==> flow/design.v <==
module Decoder (
input  wire [1:0] IN ,
output reg  [3:0] OUT
);
always @(*)
  begin
  OUT = 4'b0000 ;
    case (IN)
     2'b00 : OUT = 4'b0001 ;
     2'b01 : OUT = 4'b0010 ;          
     2'b10 : OUT = 4'b0100 ;     
     2'b11 : OUT = 4'b1000 ;     
   endcase
 end 
 endmodule
module ARITHMATIC_UNIT
  #(parameter IN_DATA_WIDTH= 16,
              OUT_DATA_WIDTH=16
  )
  (
  input wire      [IN_DATA_WIDTH-1:0]        A,
  input wire      [IN_DATA_WIDTH-1:0]        B,
  input wire      [1:0]                      ALU_FUN,
  input wire                                 Clk,
  input wire                                 RST,
  input wire                                 Arithmaitc_Enable,
  output reg     [OUT_DATA_WIDTH-1:0]       Arith_out,
  output reg                                Arith_Flag,
  output reg                                Carry_out
  );
   reg     [OUT_DATA_WIDTH-1:0]       Arith_out_signal;
   reg     [1:0]                      Arith_Flag_signal;
   wire                              Carry_out_signal;
always@(posedge Clk or negedge RST)
begin
  if(!RST)
    begin
      Arith_out<=0;
      Arith_Flag<=0;
      Carry_out<=0;
    end
  else 
    begin
     Arith_out<=Arith_out_signal;
     Arith_Flag<=Arith_Flag_signal;
     Carry_out<=Carry_out_signal;
    end
end
always@(*)
begin
  Arith_out_signal=16'b0;
  Arith_Flag_signal=1'b0;
  if(Arithmaitc_Enable)
    begin
      case(ALU_FUN)
        2'b00:begin
          Arith_out_signal=A+B;
            Arith_Flag_signal=1'b1;
        end
        2'b01:begin
          Arith_out_signal=A-B;
            Arith_Flag_signal=1'b1;
        end
        2'b10:begin
          Arith_out_signal=A*B;
            Arith_Flag_signal=1'b1;
        end
        2'b11:begin
          Arith_out_signal=(B==0)?32'h0000FFFF:A/B;
            Arith_Flag_signal=1'b1;
        end   
    endcase
    end
    else
      begin
        Arith_out_signal=16'b0;
        Arith_Flag_signal=1'b0;
      end
end
assign  Carry_out_signal= Arith_out_signal[IN_DATA_WIDTH];
endmodule
module LOGIC_UNIT
   #(parameter IN_DATA_WIDTH= 16,
              OUT_DATA_WIDTH=16
  )
  (
  input wire      [IN_DATA_WIDTH-1:0]        A,
  input wire      [IN_DATA_WIDTH-1:0]        B,
  input wire      [1:0]                      ALU_FUN,
  input wire                                 Clk,
  input wire                                 RST,
  input wire                                 LOGIC_Enable,
  output reg     [OUT_DATA_WIDTH-1:0]        LOGICAL_out,
  output reg                                 LOGICAL_Flag
  );
  reg [OUT_DATA_WIDTH-1:0]        LOGICAL_out_signal;
  reg                             LOGICAL_Flag_siganl;
  always@(posedge Clk or negedge RST)
  begin
    if(!RST)
      begin
      LOGICAL_out<=16'b0;
      LOGICAL_Flag<=1'b0;
      end
    else
      begin
      LOGICAL_out<=LOGICAL_out_signal;
      LOGICAL_Flag<=LOGICAL_Flag_siganl;
      end
  end
  always@(*)
  begin
    LOGICAL_Flag_siganl=1'b0;
    LOGICAL_out_signal=16'b0;
    if(LOGIC_Enable)
      begin
        case(ALU_FUN)
           2'b00 : begin
              LOGICAL_out_signal = A & B ;
              LOGICAL_Flag_siganl = 1'b1 ;              
		      end
          2'b01 : begin
              LOGICAL_out_signal = A | B ;
              LOGICAL_Flag_siganl = 1'b1 ;           
		      end
         2'b10 : begin
              LOGICAL_out_signal = ~(A & B) ;
              LOGICAL_Flag_siganl = 1'b1 ;           
		      end
         2'b11 : begin
              LOGICAL_out_signal = ~(A | B) ;
              LOGICAL_Flag_siganl = 1'b1 ;           
		      end
		    endcase
		   end
		   else
		     begin
		        LOGICAL_Flag_siganl=1'b0;
            LOGICAL_out_signal=16'b0;
		       end
		end
		endmodule
module SHIFT_UNIT  
   #(parameter IN_DATA_WIDTH= 16,
              OUT_DATA_WIDTH=16
  )
  (
  input wire      [IN_DATA_WIDTH-1:0]        A,
  input wire      [IN_DATA_WIDTH-1:0]        B,
  input wire      [1:0]                      ALU_FUN,
  input wire                                 Clk,
  input wire                                 RST,
  input wire                                 SHIFT_Enable,
  output reg     [OUT_DATA_WIDTH-1:0]        SHIFT_OUT,
  output reg                                 SHIFT_FLAG
  );
  reg [OUT_DATA_WIDTH-1:0]        SHIFT_OUT_SIGNAL;
  reg                             SHIFT_FLAG_SIGNAL;
  always@(posedge Clk or negedge RST)
  begin
    if(!RST)
      begin
        SHIFT_OUT<=16'b0;
        SHIFT_FLAG<=1'b0;
      end
    else
      begin
      SHIFT_OUT<=SHIFT_OUT_SIGNAL;
      SHIFT_FLAG<=SHIFT_FLAG_SIGNAL;
      end
  end
  always@(*)
  begin 
    SHIFT_OUT_SIGNAL = 1'b0 ;
    SHIFT_FLAG_SIGNAL = 1'b0 ;
	if(SHIFT_Enable)
      case (ALU_FUN)
      2'b00 : begin
              SHIFT_OUT_SIGNAL = A >> 1  ;
              SHIFT_FLAG_SIGNAL = 1'b1 ;              
		      end
      2'b01 : begin
              SHIFT_OUT_SIGNAL = A << 1 ;
              SHIFT_FLAG_SIGNAL = 1'b1 ;           
		      end
      2'b10 : begin
              SHIFT_OUT_SIGNAL = B >> 1 ;
              SHIFT_FLAG_SIGNAL = 1'b1 ;           
		      end
      2'b11 : begin
              SHIFT_OUT_SIGNAL = B << 1 ;
              SHIFT_FLAG_SIGNAL = 1'b1 ;           
		      end
      endcase
	else
	 begin
      SHIFT_OUT_SIGNAL = 1'b0 ;
      SHIFT_FLAG_SIGNAL = 1'b0 ;
     end
 end
 endmodule
module CMP_UNIT 
  #(parameter IN_DATA_WIDTH= 16,
              OUT_DATA_WIDTH=16
  )
    (
  input wire      [IN_DATA_WIDTH-1:0]        A,
  input wire      [IN_DATA_WIDTH-1:0]        B,
  input wire      [1:0]                      ALU_FUN,
  input wire                                 Clk,
  input wire                                 RST,
  input wire                                 CMP_Enable,
  output reg     [OUT_DATA_WIDTH-1:0]        CMP_out,
  output reg                                 CMP_Flag
  );
  reg [OUT_DATA_WIDTH-1:0]        CMP_out_signal;
  reg                             CMP_Flag_siganl;
  always@(posedge Clk or negedge RST)
  begin
    if(!RST)
      begin
        CMP_out<=16'b0;
        CMP_Flag<=1'b0; 
      end
    else
      begin
      CMP_out<=CMP_out_signal;
      CMP_Flag<=CMP_Flag_siganl;
      end
  end
  always@(*)
  begin
    CMP_Flag_siganl=1'b0;
    CMP_out_signal=16'b0;
    if(CMP_Enable)
      begin
        case(ALU_FUN)
           2'b00 : begin
              CMP_out_signal = 16'b0  ;
              CMP_Flag_siganl = 1'b1 ;              
		               end
           2'b01 : begin
              CMP_Flag_siganl = 1'b1 ;  
              if (A==B)
                CMP_out_signal = 16'b1;
              else
                CMP_out_signal = 16'b0;			  
		               end
          2'b10 : begin
              CMP_Flag_siganl = 1'b1 ;  
              if (A>B)
                CMP_out_signal = 16'b10;
              else
                CMP_out_signal = 16'b0;			  
		              end
          2'b11 : begin
              CMP_Flag_siganl = 1'b1 ; 
              if (A<B)
                CMP_out_signal = 16'b11;
              else
                CMP_out_signal = 16'b0;			  
		              end
		         endcase
		     end
		   else
		     begin
		        CMP_Flag_siganl=1'b0;
            CMP_out_signal=16'b0;
		       end
		end
		endmodule
module ALU_TOP 
  #(parameter INDATA_WIDTH=16,
              Arithmatic_width=INDATA_WIDTH+INDATA_WIDTH,
              Logic_Width= INDATA_WIDTH,
              Shift_Width=INDATA_WIDTH,
              CMP_Width=3
  )
(
input wire [INDATA_WIDTH-1:0]           A,
input wire [INDATA_WIDTH-1:0]           B,
input wire [3:0]                        ALU_FUN,
input wire                              CLK,
input wire                              RST,
output wire [Arithmatic_width-1:0]      Arith_OUT,
output wire [Logic_Width-1:0]           Logic_OUT,
output wire [Shift_Width-1:0]           Shift_OUT,
output wire [CMP_Width-1:0]             CMP_OUT,
output wire                             Arith_FLAG,
output wire                             Carry_OUT,
output wire                             Logic_FLAG,
output wire                             Shift_FLAG,
output wire                             CMP_FLAG
);
wire                  Arith_enable ;
wire                  Logic_enable ;
wire                  Shift_enable ;
wire                  CMP_enable ;
Decoder mapping_Decoder(
.IN(ALU_FUN[3:2]),
.OUT({Shift_enable,CMP_enable,Logic_enable,Arith_enable})
);
ARITHMATIC_UNIT #(.IN_DATA_WIDTH(INDATA_WIDTH),.OUT_DATA_WIDTH(Arithmatic_width))mapping_Arith
(
.A(A),
.B(B),
.ALU_FUN(ALU_FUN[1:0]),
.Clk(CLK),
.RST(RST),
.Arithmaitc_Enable(Arith_enable),
.Arith_out(Arith_OUT),
.Arith_Flag(Arith_FLAG),
.Carry_out(Carry_OUT)
);
LOGIC_UNIT #(.IN_DATA_WIDTH(INDATA_WIDTH),.OUT_DATA_WIDTH(Logic_Width))mapping_Logic
(
.A(A),
.B(B),
.ALU_FUN(ALU_FUN[1:0]),
.Clk(CLK),
.RST(RST),
.LOGIC_Enable(Logic_enable),
.LOGICAL_out(Logic_OUT),
.LOGICAL_Flag(Logic_FLAG)
);
SHIFT_UNIT  #(.IN_DATA_WIDTH(INDATA_WIDTH),.OUT_DATA_WIDTH(Shift_Width))mapping_Shift
(
.A(A),
.B(B),
.ALU_FUN(ALU_FUN[1:0]),
.Clk(CLK),
.RST(RST),
.SHIFT_Enable(Shift_enable),
.SHIFT_OUT(Shift_OUT),
.SHIFT_FLAG(Shift_FLAG)
);
CMP_UNIT #(.IN_DATA_WIDTH(INDATA_WIDTH),.OUT_DATA_WIDTH(CMP_Width))mapping_Cmp
(
.A(A),
.B(B),
.ALU_FUN(ALU_FUN[1:0]),
.Clk(CLK),
.RST(RST),
.CMP_Enable(CMP_enable),
.CMP_out(CMP_OUT),
.CMP_Flag(CMP_FLAG)
);
endmodule
### Tool chain data of ALU_TOP

The steps from the RTL of ALU_TOP to its reports follow in flow order.
Lines are those of the file above, counted from 1.
Operators carry their Yosys type and port widths (W data, S select, Z words).
A cell with - has no value.

| design | value |
|---|---|
| design top | ALU_TOP |
| clock input | CLK |
| library | sky130hd |
| library corner | tt_025C_1v80 |

### Word-level counts

Yosys after proc, flatten, opt, wreduce and memory -nomap, before mapping. Enables and synchronous resets that opt folds into registers are not counted as muxes. Memory bits, and registers merged into a memory's read port (data or address), are not among the register bits. Print and check cells are not counted.

| bit counts | value |
|---|---|
| input bits | 38 |
| output and inout port bits | 72 |
| elaborated cells | 49 |
| register bits | 72 |

| cells by class | value |
|---|---|
| mux-type cells | 19 |
| reductions and logical operators | 4 |
| div/mod/pow operators | 1 |
| $lt $le $gt $ge | 2 |
| eq/ne operators | 7 |
| multiply operators | 1 |
| bitwise operators | 4 |
| add/subtract/negate cells | 2 |

Operators with widths:

| kind | count |
|---|---|
| $div A16 B16 Y32 | 1 |
| $mul A16 B16 Y32 | 1 |
| $pmux W32 S4 | 1 |
| $pmux W16 S4 | 2 |
| $mux W32 | 2 |
| $not A16 Y16 | 2 |
| $mux W16 | 2 |
| $add A16 B16 Y17 | 1 |
| $sub A16 B16 Y17 | 1 |
| $gt A16 B16 Y1 | 1 |
| $lt A16 B16 Y1 | 1 |
| $eq A16 B16 Y1 | 1 |
| $and A16 B16 Y16 | 1 |
| $or A16 B16 Y16 | 1 |
| $logic_not A16 Y1 | 1 |
| $pmux W4 S4 | 1 |
| $pmux W3 S4 | 1 |
| $eq A2 B2 Y1 const B | 4 |
| $mux W1 | 7 |
| $eq A2 B1 Y1 const B | 2 |
| $logic_not A2 Y1 | 2 |
| $reduce_or A4 Y1 | 1 |
| $mux W2 | 2 |
| $mux W3 | 1 |

### Longest topological paths

Depth = most cells in a row (Yosys ltp): at word level without a register or memory, in the mapped netlist without a sequential cell, where the memories' decode and read muxes count.

| logic depth | value |
|---|---|
| depth after elaboration | 4 |
| ABC_AREA | 1 |
| gate-level depth with buffers | 702 |
| mapped depth without buffers | 653 |

### Mapped cells and area

Source: synth_stat.txt of the flow (Yosys; design flattened, memories mapped). It holds for the ABC_AREA given above (unset counts as 0); a run with the other value may have another netlist.

| mapped netlist | value |
|---|---|
| mapped area | 35927.0 um2 |
| buffers | 175 |
| flip-flop cells | 70 |
| cell count | 5611 |
| area of sequential cells | 1751.7 um2 |

Cells by type:

| cell | count | area in all (um2) |
|---|---|---|
| sky130_fd_sc_hd__ha_1 | 546 | 6.83E+03 |
| sky130_fd_sc_hd__nand2_1 | 1347 | 5.06E+03 |
| sky130_fd_sc_hd__fa_1 | 196 | 3.92E+03 |
| sky130_fd_sc_hd__inv_1 | 925 | 3472.08 |
| sky130_fd_sc_hd__o21ai_0 | 376 | 1.88E+03 |
| sky130_fd_sc_hd__xor2_1 | 215 | 1.88E+03 |
| sky130_fd_sc_hd__a21oi_1 | 367 | 1.84E+03 |
| sky130_fd_sc_hd__dfrtp_1 | 70 | 1751.68 |
| sky130_fd_sc_hd__nand3_1 | 245 | 1.23E+03 |
| sky130_fd_sc_hd__nor2_1 | 308 | 1.16E+03 |
| sky130_fd_sc_hd__xnor2_1 | 105 | 919.632 |
| sky130_fd_sc_hd__nand3_2 | 46 | 460.442 |
| sky130_fd_sc_hd__clkbuf_1 | 108 | 405.389 |
| sky130_fd_sc_hd__o21bai_1 | 52 | 390.374 |
| sky130_fd_sc_hd__nand4_1 | 57 | 356.592 |
| sky130_fd_sc_hd__nand2_2 | 55 | 344.08 |
| sky130_fd_sc_hd__nor2_4 | 27 | 304.042 |
| sky130_fd_sc_hd__or2_2 | 45 | 281.52 |

Not listed: further types 58, cells in them 521.

### Worst setup path after synthesis

Source: OpenSTA report_checks on the synthesized netlist (no wires, ideal clock, input and output delay 20% of the period each), path of least setup slack; recovery checks are left aside. Register names are those of the netlist, which keeps one name where synthesis merged equal registers.

| path post-synthesis | value |
|---|---|
| path kind | input port to flip-flop |
| from | input B[1] |
| to | register mapping_Arith.Arith_out[0] |
| path delay | 84.329 ns |
| setup slack | 3.671 ns |
| period | 110.0 ns |
| stages | 689 |
| buffers on the path | 49 |
| data required time | 109.867 ns |
| arrival | 106.196 ns |
| setup time | 0.133 ns |
| external input delay | 22.000 ns |
| launch time at the first pin | 22.000 ns |
| synthesis period reached | 106.329 ns |

"path delay" is the arrival time less input delay plus setup time.
"stages": output pins that drive a net of the path, with the launching flip-flop's if there is one; two outputs of one cell count as two.
"synthesis period reached" is the clock period less the worst setup slack; recovery checks do not enter. This is arithmetic on one report: input and output delays are still those of the set period (20% each).
The rows between start and end are the longest chain of elaborated cells between them; the timing report does not say that the signal goes this way. Where chains are equally long, one stands for them.
A line is the first line of the expression or statement that the cell stems from. Yosys adds cells for indexed reads and writes and turns some case tables into memories.

| on the way, post-synthesis | value |
|---|---|
| cells stage by stage | sky130_fd_sc_hd__buf_2 sky130_fd_sc_hd__inv_1 sky130_fd_sc_hd__nand3_1 sky130_fd_sc_hd__nor2_1 sky130_fd_sc_hd__nand3_1 sky130_fd_sc_hd__o21ai_2 sky130_fd_sc_hd__nand2_1 sky130_fd_sc_hd__inv_1 sky130_fd_sc_hd__ha_1 sky130_fd_sc_hd__o21ai_0 sky130_fd_sc_hd__nand2_1 sky130_fd_sc_hd__nand3_1 sky130_fd_sc_hd__nand2_1 sky130_fd_sc_hd__inv_1 sky130_fd_sc_hd__nor2_1 sky130_fd_sc_hd__ha_1 sky130_fd_sc_hd__nand2_1 sky130_fd_sc_hd__nand2_1 (+653 left out) sky130_fd_sc_hd__ha_1 sky130_fd_sc_hd__a21boi_0 sky130_fd_sc_hd__o21a_1 sky130_fd_sc_hd__o21ai_0 sky130_fd_sc_hd__nand2_1 sky130_fd_sc_hd__a21oi_1 sky130_fd_sc_hd__o21bai_1 sky130_fd_sc_hd__a21oi_1 sky130_fd_sc_hd__o21bai_1 sky130_fd_sc_hd__a21oi_1 sky130_fd_sc_hd__nor2_1 sky130_fd_sc_hd__o311a_1 sky130_fd_sc_hd__a2111oi_0 sky130_fd_sc_hd__nand3_1 sky130_fd_sc_hd__nor2_1 sky130_fd_sc_hd__nand3_1 sky130_fd_sc_hd__nand2_1 sky130_fd_sc_hd__a21oi_1 |
| length of the longest elaborated chain | 4 |
| elaborated cells on any way between the ends | 5 |
| source lines of those cells | 3 |
| classes of those cells | div: 1; mux: 3; reduce/logical: 1 |

Ends and longest elaborated chain, post-synthesis:

| what | RTL line | text |
|---|---|---|
| start, declared | 281 | `input wire [INDATA_WIDTH-1:0]           B,` |
| $div A16 B16 Y32 | 69 | `Arith_out_signal=(B==0)?32'h0000FFFF:A/B;` |
| $mux W32 | 69 |  |
| $pmux W32 S4 | 55 | `case(ALU_FUN)` |
| $mux W32 | 53 | `if(Arithmaitc_Enable)` |
| end, assigned | 38 | `Arith_out<=0;` |
| end, assigned | 44 | `Arith_out<=Arith_out_signal;` |
| end, declared | 27 | `output reg     [OUT_DATA_WIDTH-1:0]       Arith_out,` |

### Worst path after layout

Path of least setup slack in the final report of job 1 (OpenROAD, finished layout, wires in). Where an end is a register, its clock arrival counts in the times.

| path after layout | value |
|---|---|
| path kind | input port to flip-flop |
| from | input B[15] |
| to | register mapping_Arith.Arith_out[0] |
| buffers on the path | 5 |
| launch time at the first pin | 26.80 ns |
| period | 134.0 ns |
| arrival | 120.96 ns |
| stages | 639 |
| setup time | 0.14 ns |
| external input delay | 26.80 ns |
| data required time | 134.25 ns |
| setup slack | 13.29 ns |

The rows between start and end are the longest chain of elaborated cells between them; the timing report does not say that the signal goes this way. Where chains are equally long, one stands for them.

| on the way, after layout | value |
|---|---|
| cells stage by stage | sky130_fd_sc_hd__clkdlybuf4s50_1 sky130_fd_sc_hd__nor2_4 sky130_fd_sc_hd__nand2_2 sky130_fd_sc_hd__nor2_1 sky130_fd_sc_hd__nand2_1 sky130_fd_sc_hd__o21ai_2 sky130_fd_sc_hd__nand2_1 sky130_fd_sc_hd__inv_1 sky130_fd_sc_hd__ha_1 sky130_fd_sc_hd__o21ai_0 sky130_fd_sc_hd__nand2_1 sky130_fd_sc_hd__nand3_1 sky130_fd_sc_hd__nand2_1 sky130_fd_sc_hd__inv_1 sky130_fd_sc_hd__nor2_1 sky130_fd_sc_hd__ha_1 sky130_fd_sc_hd__nand2_1 sky130_fd_sc_hd__nor3_1 (+603 left out) sky130_fd_sc_hd__ha_1 sky130_fd_sc_hd__a21boi_0 sky130_fd_sc_hd__o21a_1 sky130_fd_sc_hd__o21ai_0 sky130_fd_sc_hd__nand2_1 sky130_fd_sc_hd__a21oi_1 sky130_fd_sc_hd__o21bai_1 sky130_fd_sc_hd__a21oi_1 sky130_fd_sc_hd__o21bai_1 sky130_fd_sc_hd__a21oi_1 sky130_fd_sc_hd__nor2_1 sky130_fd_sc_hd__o311a_1 sky130_fd_sc_hd__a2111oi_0 sky130_fd_sc_hd__nand3_1 sky130_fd_sc_hd__nor2_1 sky130_fd_sc_hd__nand3_1 sky130_fd_sc_hd__nand2_1 sky130_fd_sc_hd__a21oi_1 |
| length of the longest elaborated chain | 4 |
| elaborated cells on any way between the ends | 5 |
| source lines of those cells | 3 |
| classes of those cells | div: 1; mux: 3; reduce/logical: 1 |

Ends and longest elaborated chain, after layout:

| what | RTL line | text |
|---|---|---|
| start, declared | 281 | `input wire [INDATA_WIDTH-1:0]           B,` |
| $div A16 B16 Y32 | 69 | `Arith_out_signal=(B==0)?32'h0000FFFF:A/B;` |
| $mux W32 | 69 |  |
| $pmux W32 S4 | 55 | `case(ALU_FUN)` |
| $mux W32 | 53 | `if(Arithmaitc_Enable)` |
| end, assigned | 38 | `Arith_out<=0;` |
| end, assigned | 44 | `Arith_out<=Arith_out_signal;` |
| end, declared | 27 | `output reg     [OUT_DATA_WIDTH-1:0]       Arith_out,` |

==> runs of ALU_TOP <==
Below are 4 stored runs of the flow (Yosys, OpenROAD; platform sky130hd) on ALU_TOP, each with its settings and what was measured, unordered. Constraints: input delay and output delay 20% of the set period each, output load 0.01 pF.

#### Job 1

| setting | value |
|---|---|
| ABC_AREA | `1` |
| CAP_MARGIN | `20` |
| CELL_PAD_IN_SITES_GLOBAL_PLACEMENT | `0` |
| CORE_UTILIZATION | `29` |
| CTS_CLUSTER_SIZE | `58` |
| GPL_ROUTABILITY_DRIVEN | `0` |
| HOLD_SLACK_MARGIN | `0.29` |
| MIN_ROUTING_LAYER | `met2` |
| PLACE_DENSITY_LB_ADDON | `0.16` |
| SLEW_MARGIN | `0` |
| TNS_END_PERCENT | `85` |
| period_ns | `134.0` |
| CORE_MARGIN | `2` |

| result | value |
|---|---|
| setup slack of the worst path | 13.288 ns |
| netlist area reported by Yosys | 35927.0 um2 |
| utilization in the final report | 31.8% |
| full die area | 126718.0 um2 |

#### Job 2

| setting | value |
|---|---|
| CELL_PAD_IN_SITES_DETAIL_PLACEMENT | `1` |
| CORE_ASPECT_RATIO | `1.16` |
| CORE_MARGIN | `7` |
| CORE_UTILIZATION | `40` |
| period_ns | `110.0` |
| CAP_MARGIN | `20` |
| SLEW_MARGIN | `20` |

| result | value |
|---|---|
| netlist area reported by Yosys | 34658.2 um2 |
| full die area | 95104.9 um2 |
| utilization in the final report | 47.6% |
| setup slack of the worst path | 3.492 ns |

#### Job 3

| setting | value |
|---|---|
| CAP_MARGIN | `25` |
| CELL_PAD_IN_SITES_GLOBAL_PLACEMENT | `2` |
| CTS_CLUSTER_SIZE | `58` |
| HOLD_SLACK_MARGIN | `0.17` |
| period_ns | `69.6` |
| CORE_MARGIN | `2` |
| CORE_UTILIZATION | `40` |
| SLEW_MARGIN | `20` |

| result | value |
|---|---|
| full die area | 89015.7 um2 |
| setup slack of the worst path | -23.388 ns |
| netlist area reported by Yosys | 34658.2 um2 |
| utilization in the final report | 62.6% |

#### Job 4

| setting | value |
|---|---|
| ABC_AREA | `1` |
| CAP_MARGIN | `25` |
| CELL_PAD_IN_SITES_DETAIL_PLACEMENT | `2` |
| CORE_UTILIZATION | `48` |
| CTS_CLUSTER_DIAMETER | `179` |
| CTS_CLUSTER_SIZE | `67` |
| GPL_ROUTABILITY_DRIVEN | `0` |
| GPL_TIMING_DRIVEN | `0` |
| MAX_ROUTING_LAYER | `met4` |
| PLACE_DENSITY | `0.73` |
| period_ns | `95.9` |
| CORE_MARGIN | `2` |
| SLEW_MARGIN | `20` |

Unfinished; error DPL-0033 in placement.
